==> flow/design.v <==
module geofence ( clk,reset,X,Y,valid,is_inside);
input clk;
input reset;
input [9:0] X;
input [9:0] Y;
output reg valid;
output is_inside;
reg [2:0]state, next_state;
parameter IDLE = 3'd0,
	  READ = 3'd1,
      SORTING = 3'd2,
	  CAL = 3'd3,
	  OUT = 3'd4,
      BUFFF = 3'd5;
reg [2:0] sort_cnt;
reg [2:0] cnt;
reg [9:0] tmp_x[0:5];
reg [9:0] tmp_y[0:5];
reg [9:0] target_x;
reg [9:0] target_y;
reg [2:0] sort_idx;
reg signed [10:0] buf1;
reg signed [10:0] buf2;
reg signed [21:0] tmp;
reg done;
wire signed [21:0]mul;
assign mul = buf1 * buf2;
reg [5:0] result;
assign is_inside = &result | &(~result);
always@(posedge clk or posedge reset)begin
    if(reset)
        state <= IDLE;
    else 
        state <= next_state;
end
always@(*)begin
    if(reset)
        next_state = IDLE;
    else begin
        case(state)
            IDLE:
                next_state = READ;
            READ:begin
                if(done == 1) next_state = SORTING;
                else next_state = READ;  
            end
            SORTING:begin
                if(sort_idx == 0) next_state = CAL;
                else next_state = SORTING;
            end
            CAL:begin
                if(sort_idx == 6) next_state = OUT;
                else next_state = CAL;
            end 
            OUT:
                next_state = BUFFF;
            BUFFF:
                next_state = READ; 
            default:    next_state = IDLE;
        endcase
    end 
end
always@(posedge clk or posedge reset)begin
    if(reset)begin
        cnt <= 0;
        done <= 0;
        sort_cnt <= 1;
        sort_idx <= 4;
        valid <= 0;
    end
    else begin
        if(next_state == READ) begin
            valid <= 0;
            case(cnt)
                0:begin
                    target_x <= X;
                    target_y <= Y;
                end
                1:begin
                    tmp_x[0] <= X;
                    tmp_y[0] <= Y;
                end
                2:begin
                    tmp_x[1] <= X;
                    tmp_y[1] <= Y;
                end
                3:begin
                    tmp_x[2] <= X;
                    tmp_y[2] <= Y;
                end
                4:begin
                    tmp_x[3] <= X;
                    tmp_y[3] <= Y;
                end
                5:begin
                    tmp_x[4] <= X;
                    tmp_y[4] <= Y;
                end
                6:begin
                    tmp_x[5] <= X;
                    tmp_y[5] <= Y;
                end
            endcase
            if(cnt < 6)
                cnt <= cnt + 1;
            else begin
                cnt <= 0;
                done <= 1;
            end
        end
        else if(next_state == SORTING)begin
            done <= 0;
            case(cnt)
                0:begin
                    buf1 <= tmp_x[sort_cnt] - tmp_x[0];         
                    cnt <= cnt + 1;
                end
                1:begin      
                    buf2 <= tmp_y[sort_cnt+1] - tmp_y[0];    
                    cnt <= cnt + 1;
                end
                2:begin
                    tmp <= mul;
                    buf2 <= tmp_y[sort_cnt] - tmp_y[0];    
                    cnt <= cnt + 1;
                end
                3:begin
                    buf1 <= tmp_x[sort_cnt+1] - tmp_x[0];
                    cnt <= cnt + 1;
                end
                4:begin
                    if(tmp > mul)begin
                        cnt <= 5;
                    end
                    else begin
                        if(sort_cnt == sort_idx) begin
                            sort_idx <= sort_idx - 1;
                            sort_cnt <= 1;
                        end
                        else 
                            sort_cnt <= sort_cnt + 1;
                        cnt <= 0;
                    end
                end
                5:begin
                    tmp_x[sort_cnt] <= tmp_x[sort_cnt+1];
                    tmp_x[sort_cnt+1] <= tmp_x[sort_cnt];
                    tmp_y[sort_cnt] <= tmp_y[sort_cnt+1];
                    tmp_y[sort_cnt+1] <= tmp_y[sort_cnt];
                    if(sort_cnt == sort_idx) begin
                        sort_idx <= sort_idx - 1;
                        sort_cnt <= 1;
                    end
                    else 
                        sort_cnt <= sort_cnt + 1;
                    cnt <= 0;
                end
            endcase
        end
        else if(next_state == CAL)begin
            case(cnt)
            0:begin
                buf1 <= tmp_x[sort_idx] - target_x;
            end
            1:begin
                if(sort_idx == 5)
                    buf2 <= tmp_y[0] - target_y;
                else
                    buf2 <= tmp_y[sort_idx+1] - target_y;
            end
            2:begin
                tmp <= mul;
                buf2 <= tmp_y[sort_idx] - target_y;
            end
            3:begin
                if(sort_idx == 5)
                    buf1 <= tmp_x[0] - target_x;
                else
                    buf1 <= tmp_x[sort_idx+1] - target_x;
             end
            4:begin
                result[sort_idx] <= (tmp > mul);
                sort_idx <= sort_idx + 1;
            end
            endcase
            if(cnt < 4)begin
                cnt <= cnt + 1;
            end
            else 
                cnt <= 0;
        end
        else if(next_state == OUT)begin
            sort_idx <= 4;
            sort_cnt <= 1;
            cnt <= 0;
            valid <= 1;
        end
    end
end
endmodule
From RTL to reports: geofence
Tool output for the design above, in the order of the flow.
Lines are those of the file above, counted from 1.
Operators: Yosys type, input widths -> output width; for muxes data width and select width s.
Cell names lack the library's common part.
The mark -- stands for no value.
- top: geofence
- clock: clk
- standard-cell library: sky130hd
- library corner: tt_025C_1v80

Word level
Yosys after proc, flatten, opt, wreduce and memory -nomap, before mapping. Print and check cells are not counted. Equal cells are merged and count once.
- multipliers: 1
- bitwise logic cells: 8
- shift-type cells: 2
- $add $sub $neg at 15
- eq/ne operators at 50
- noted mux-type cells: 156
- noted magnitude comparators: 3
- reduce/logical cells: 41
- operator list (cell ; number):
    $mux 10 ; 102
    $pmux 10 s6 ; 8
    $mul 11x11->22 ; 1
    $sub 10x10->11 ; 10
    $pmux 11 s2 ; 4
    $mux 22 ; 3
    $mux 11 ; 6
    $mux 3 ; 20
    $eq 3x3->1 const B ; 15
    $eq 3x2->1 const B ; 14
    $reduce_and 5->1 ; 8
    $gt 22x22->1 ; 1
    $eq 3x1->1 const B ; 7
    $reduce_bool 3->1 ; 7
    $logic_not 3->1 ; 6
    $pmux 3 s5 ; 1
    $reduce_bool 2->1 ; 7
    $reduce_and 4->1 ; 3
    $not 6->6 ; 2
    $reduce_and 6->1 ; 2
    $pmux 3 s2 ; 2
    $ne 2x1->1 const B ; 5
    $add 3x1->3 const B ; 3
    $reduce_and 3->1 ; 3
    $pmux 3 s3 ; 1
    $ne 2x2->1 const B ; 4
    $mux 1 ; 8
    $shift 1x4->6 ; 1
Not listed: further kinds 18, cells in them 22.
- cells after elaboration at 300
- register bits after elaboration: 204
- input bits at 22

Longest topological paths
Longest topological path by Yosys (ltp), each cell counted once; first at word level (registers and memories cut), then after technology mapping (sequential cells cut; the memories' decode and read muxes count).
- word-level depth at 13
- ABC_AREA at 0
- gate-level depth with buffers at 30

Mapped cells and area
The flow's flattened synthesis, as Yosys stat reports it; memories are mapped. The netlist is that of the ABC_AREA named above (0 if unset); the other value can give another one.
The area totals of this step are shown rounded.
- cells by type (cell ; number ; area in all (um^2)):
    edfxtp_1 ; 190 ; 5.71E+03
    fa_1 ; 121 ; 2.42E+03
    ha_1 ; 133 ; 1.66E+03
    nand2_1 ; 441 ; 1.66E+03
    a31oi_1 ; 157 ; 982.192
    inv_1 ; 237 ; 889.603
    mux2_2 ; 69 ; 776.995
    a21oi_1 ; 102 ; 510.49
    nor2_1 ; 131 ; 491.722
    clkbuf_1 ; 122 ; 457.939
    a221oi_1 ; 46 ; 402.886
    a222oi_1 ; 40 ; 400.384
    and2_1 ; 64 ; 400.384
    xnor2_1 ; 42 ; 367.853
    dfrtp_1 ; 14 ; 350.336
    o21ai_0 ; 43 ; 215.206
    a22o_1 ; 23 ; 201.443
    a21o_1 ; 26 ; 195.187
Other cell types: 47; their cells: 233.
- mapped flip-flops: 207
- chip area (Yosys) at 20000 um^2
- noted standard cells after synthesis: 2234

Timing after synthesis
Path of least setup slack by OpenSTA after synthesis, without wires, with an ideal clock, recovery checks aside; 20% of the period is set as input and as output delay. Where synthesis merged equal registers, the netlist keeps one of their names.
- path type: register to register
- start point: register buf1[5]
- end point: register sort_cnt[1]
- data arrival time: 6650 ps
- buffers on the path: 1
- driving pins on the path at 29
- time at the first pin: 0 ps
- path delay: 6771 ps
- noted path slack: 1229 ps
- data required time at 7879 ps
- noted period: 8000 ps
- noted synthesis period reached: 6771 ps
"path delay" is the arrival time less input delay plus setup time.
"driving pins on the path": output pins that drive a net of the path, with the launching flip-flop's if there is one; two outputs of one cell count as two.
"synthesis period reached" = period - worst setup slack (recovery checks aside). The figure is calculated, with input and output delays left at 20% of the set period.
The rows between start and end are the longest chain of elaborated cells between them; the timing report does not say that the signal goes this way. Where chains are equally long, one stands for them.
A line is the first line of the expression or statement that the cell stems from. Yosys adds cells for indexed reads and writes and turns some case tables into memories.
A register here has more assigning lines than the two given.
- cell sequence: edfxtp_1 -> clkbuf_1 -> and2_1 -> fa_1 -> inv_1 -> fa_1 -> inv_1 -> fa_1 -> fa_1 -> inv_1 -> fa_1 -> inv_1 -> ha_1 -> a21o_1 -> a21oi_1 -> nand2_1 -> o211ai_1 -> a31oi_1 -> a21o_1 -> a21o_1 -> xnor2_1 -> ha_1 -> nand4_1 -> nor4_1 -> a221oi_1 -> a21oi_1 -> nor2_1 -> o211a_1 -> a22o_1
- length of the longest elaborated chain at 5
- elaborated cells between the ends (all ways) at 7
- those cells by class: 1 x mul; 1 x compare; 1 x eq/ne; 3 x mux; 1 x reduce/logical
- RTL lines, path post-synthesis (item ; line ; text):
    from (decl) ; 22 ; reg signed [10:0] buf1;
    from (assign) ; 115 ; buf1 <= tmp_x[sort_cnt] - tmp_x[0];
    from (assign) ; 128 ; buf1 <= tmp_x[sort_cnt+1] - tmp_x[0];
    $mul 11x11->22 ; 27 ; assign mul = buf1 * buf2;
    $gt 22x22->1 ; 132 ; if(tmp > mul)begin
    $mux 3 ; 132 ;
    $pmux 3 s2 ; 113 ; case(cnt)
    $mux 3 ; 111 ; else if(next_state == SORTING)begin
    to (assign) ; 141 ; sort_cnt <= sort_cnt + 1;
    to (assign) ; 155 ; sort_cnt <= sort_cnt + 1;
    to (decl) ; 15 ; reg [2:0] sort_cnt;

Path in the finished layout
From the final timing report of run 2: the path of least setup slack in the routed layout; clock arrival at registers is part of the times.
The path's times are printed in steps of 10 ps; the period is the one set.
- path type: register to register
- start point: register buf1[6]
- end point: register sort_cnt[1]
- data required time at 7360 ps
- driving pins on the path at 29
- data arrival time: 7340 ps
- time at the first pin: 530 ps
- buffers on the path: 1
- noted path slack: 20 ps
- noted period: 6950 ps
The rows between start and end are the longest chain of elaborated cells between them; the timing report does not say that the signal goes this way. Where chains are equally long, one stands for them.
A register here has more assigning lines than the two given.
- cell sequence: edfxtp_1 -> nand2_1 -> fa_1 -> inv_1 -> fa_1 -> fa_1 -> fa_1 -> inv_1 -> fa_1 -> inv_1 -> ha_4 -> nand4_1 -> or3_4 -> nand2_2 -> o211ai_1 -> a31oi_1 -> a21o_1 -> a21o_1 -> xnor2_2 -> ha_1 -> nand4_1 -> buf_4 -> nor4_4 -> nand2_1 -> o21ai_2 -> a21oi_2 -> o211ai_1 -> o21ai_1 -> a22o_1
- length of the longest elaborated chain at 5
- elaborated cells between the ends (all ways) at 7
- those cells by class: 1 x mul; 1 x compare; 1 x eq/ne; 3 x mux; 1 x reduce/logical
- RTL lines, path after layout (item ; line ; text):
    from (decl) ; 22 ; reg signed [10:0] buf1;
    from (assign) ; 115 ; buf1 <= tmp_x[sort_cnt] - tmp_x[0];
    from (assign) ; 128 ; buf1 <= tmp_x[sort_cnt+1] - tmp_x[0];
    $mul 11x11->22 ; 27 ; assign mul = buf1 * buf2;
    $gt 22x22->1 ; 132 ; if(tmp > mul)begin
    $mux 3 ; 132 ;
    $pmux 3 s2 ; 113 ; case(cnt)
    $mux 3 ; 111 ; else if(next_state == SORTING)begin
    to (assign) ; 141 ; sort_cnt <= sort_cnt + 1;
    to (assign) ; 155 ; sort_cnt <= sort_cnt + 1;
    to (decl) ; 15 ; reg [2:0] sort_cnt;

Add stored flow runs of geofence

Measured data: module geofence, platform sky130hd, 3 stored runs of the flow under differing settings, order arbitrary. Input and output delays are each 20% of the period that was set; the output load is 0.01 pF.
"achieved period": clock period set for the run, less the worst setup slack. It is reckoned from that one timing run; input and output delays stay at 20% of the period that was set.
"total power after layout" is the tool's figure for a default switching activity; nothing was simulated.
Values from the reports are rounded here.

Run 1

==> flow/run.sh <==
#!/bin/bash
# the make line also repeats the synthesis and layout settings of config.mk as NAME=value (left out here)
make -C /OpenROAD-flow-scripts/flow DESIGN_CONFIG=/design/flow/config.mk WORK_HOME=/design/flow/orfs CLKGATE_MAP_FILE= finish
==> flow/config.mk <==
export PLATFORM = sky130hd
export DESIGN_NAME = geofence
export DESIGN_NICKNAME = geofence
export VERILOG_FILES = /design/flow/design.v
export SDC_FILE = /design/flow/constraint.sdc
export NUM_CORES = 4
export LEC_CHECK = 0
export CAP_MARGIN = 25
export CORE_ASPECT_RATIO = 0.52
export CORE_MARGIN = 2
export CORE_UTILIZATION = 30
export CTS_CLUSTER_DIAMETER = 304
export CTS_CLUSTER_SIZE = 19
export GPL_ROUTABILITY_DRIVEN = 1
export GPL_TIMING_DRIVEN = 0
export HOLD_SLACK_MARGIN = 0.15
export MAX_ROUTING_LAYER = met5
export MIN_ROUTING_LAYER = met2
export PLACE_DENSITY_LB_ADDON = 0.27
export SETUP_SLACK_MARGIN = 1.12
export SLEW_MARGIN = 15
export TNS_END_PERCENT = 5
==> flow/constraint.sdc <==
create_clock -name core_clock -period 6.95 [get_ports {clk}]
set_input_delay 1.3900 -clock core_clock [delete_from_list [all_inputs] [get_ports {clk}]]
set_output_delay 1.3900 -clock core_clock [all_outputs]
set_load 0.01 [all_outputs]

Run 1: no results, routing failed with GRT-0116.

Run 2

==> flow/run.sh <==
#!/bin/bash
# the make line also repeats the synthesis and layout settings of config.mk as NAME=value (left out here)
make -C /OpenROAD-flow-scripts/flow DESIGN_CONFIG=/design/flow/config.mk WORK_HOME=/design/flow/orfs CLKGATE_MAP_FILE= finish
==> flow/config.mk <==
export PLATFORM = sky130hd
export DESIGN_NAME = geofence
export DESIGN_NICKNAME = geofence
export VERILOG_FILES = /design/flow/design.v
export SDC_FILE = /design/flow/constraint.sdc
export NUM_CORES = 4
export LEC_CHECK = 0
export CAP_MARGIN = 30
export CORE_ASPECT_RATIO = 0.52
export CORE_MARGIN = 2
export CORE_UTILIZATION = 30
export CTS_CLUSTER_DIAMETER = 304
export CTS_CLUSTER_SIZE = 19
export GPL_ROUTABILITY_DRIVEN = 1
export HOLD_SLACK_MARGIN = 0.15
export MAX_ROUTING_LAYER = met5
export MIN_ROUTING_LAYER = met1
export PLACE_DENSITY_LB_ADDON = 0.27
export SETUP_SLACK_MARGIN = 1.12
export SLEW_MARGIN = 15
export TNS_END_PERCENT = 5
==> flow/constraint.sdc <==
create_clock -name core_clock -period 6.95 [get_ports {clk}]
set_input_delay 1.3900 -clock core_clock [delete_from_list [all_inputs] [get_ports {clk}]]
set_output_delay 1.3900 -clock core_clock [all_outputs]
set_load 0.01 [all_outputs]

Measured in run 2:
- post-route worst hold slack at 550 ps
- netlist area reported by Yosys at 20000 um^2
- standard-cell area of the final layout at 22000 um^2
- noted the utilization in the final report: 0.34
- noted the setup TNS: 0 ps
- achieved period: 6925 ps
- die area: 68000 um^2
- total power after layout at 13000 uW
- noted the setup slack of the worst path: 25 ps

Run 3

==> flow/run.sh <==
#!/bin/bash
# the make line also repeats the synthesis and layout settings of config.mk as NAME=value (left out here)
make -C /OpenROAD-flow-scripts/flow DESIGN_CONFIG=/design/flow/config.mk WORK_HOME=/design/flow/orfs CLKGATE_MAP_FILE= finish
==> flow/config.mk <==
export PLATFORM = sky130hd
export DESIGN_NAME = geofence
export DESIGN_NICKNAME = geofence
export VERILOG_FILES = /design/flow/design.v
export SDC_FILE = /design/flow/constraint.sdc
export NUM_CORES = 4
export LEC_CHECK = 0
export CAP_MARGIN = 20
export CELL_PAD_IN_SITES_DETAIL_PLACEMENT = 0
export CORE_ASPECT_RATIO = 1.09
export CORE_MARGIN = 10
export CORE_UTILIZATION = 49
export GPL_ROUTABILITY_DRIVEN = 0
export PLACE_DENSITY_LB_ADDON = 0.28
export SETUP_SLACK_MARGIN = -0.18
export SLEW_MARGIN = 20
==> flow/constraint.sdc <==
create_clock -name core_clock -period 5.17 [get_ports {clk}]
set_input_delay 1.0340 -clock core_clock [delete_from_list [all_inputs] [get_ports {clk}]]
set_output_delay 1.0340 -clock core_clock [all_outputs]
set_load 0.01 [all_outputs]

Measured in run 3:
- achieved period: 6803 ps
- netlist area reported by Yosys at 20000 um^2
- post-route worst hold slack at 570 ps
- die area: 49000 um^2
- noted the setup TNS: -22000 ps
- noted the setup slack of the worst path: -1600 ps
- standard-cell area of the final layout at 23000 um^2
- total power after layout at 18000 uW
- noted the utilization in the final report: 0.57
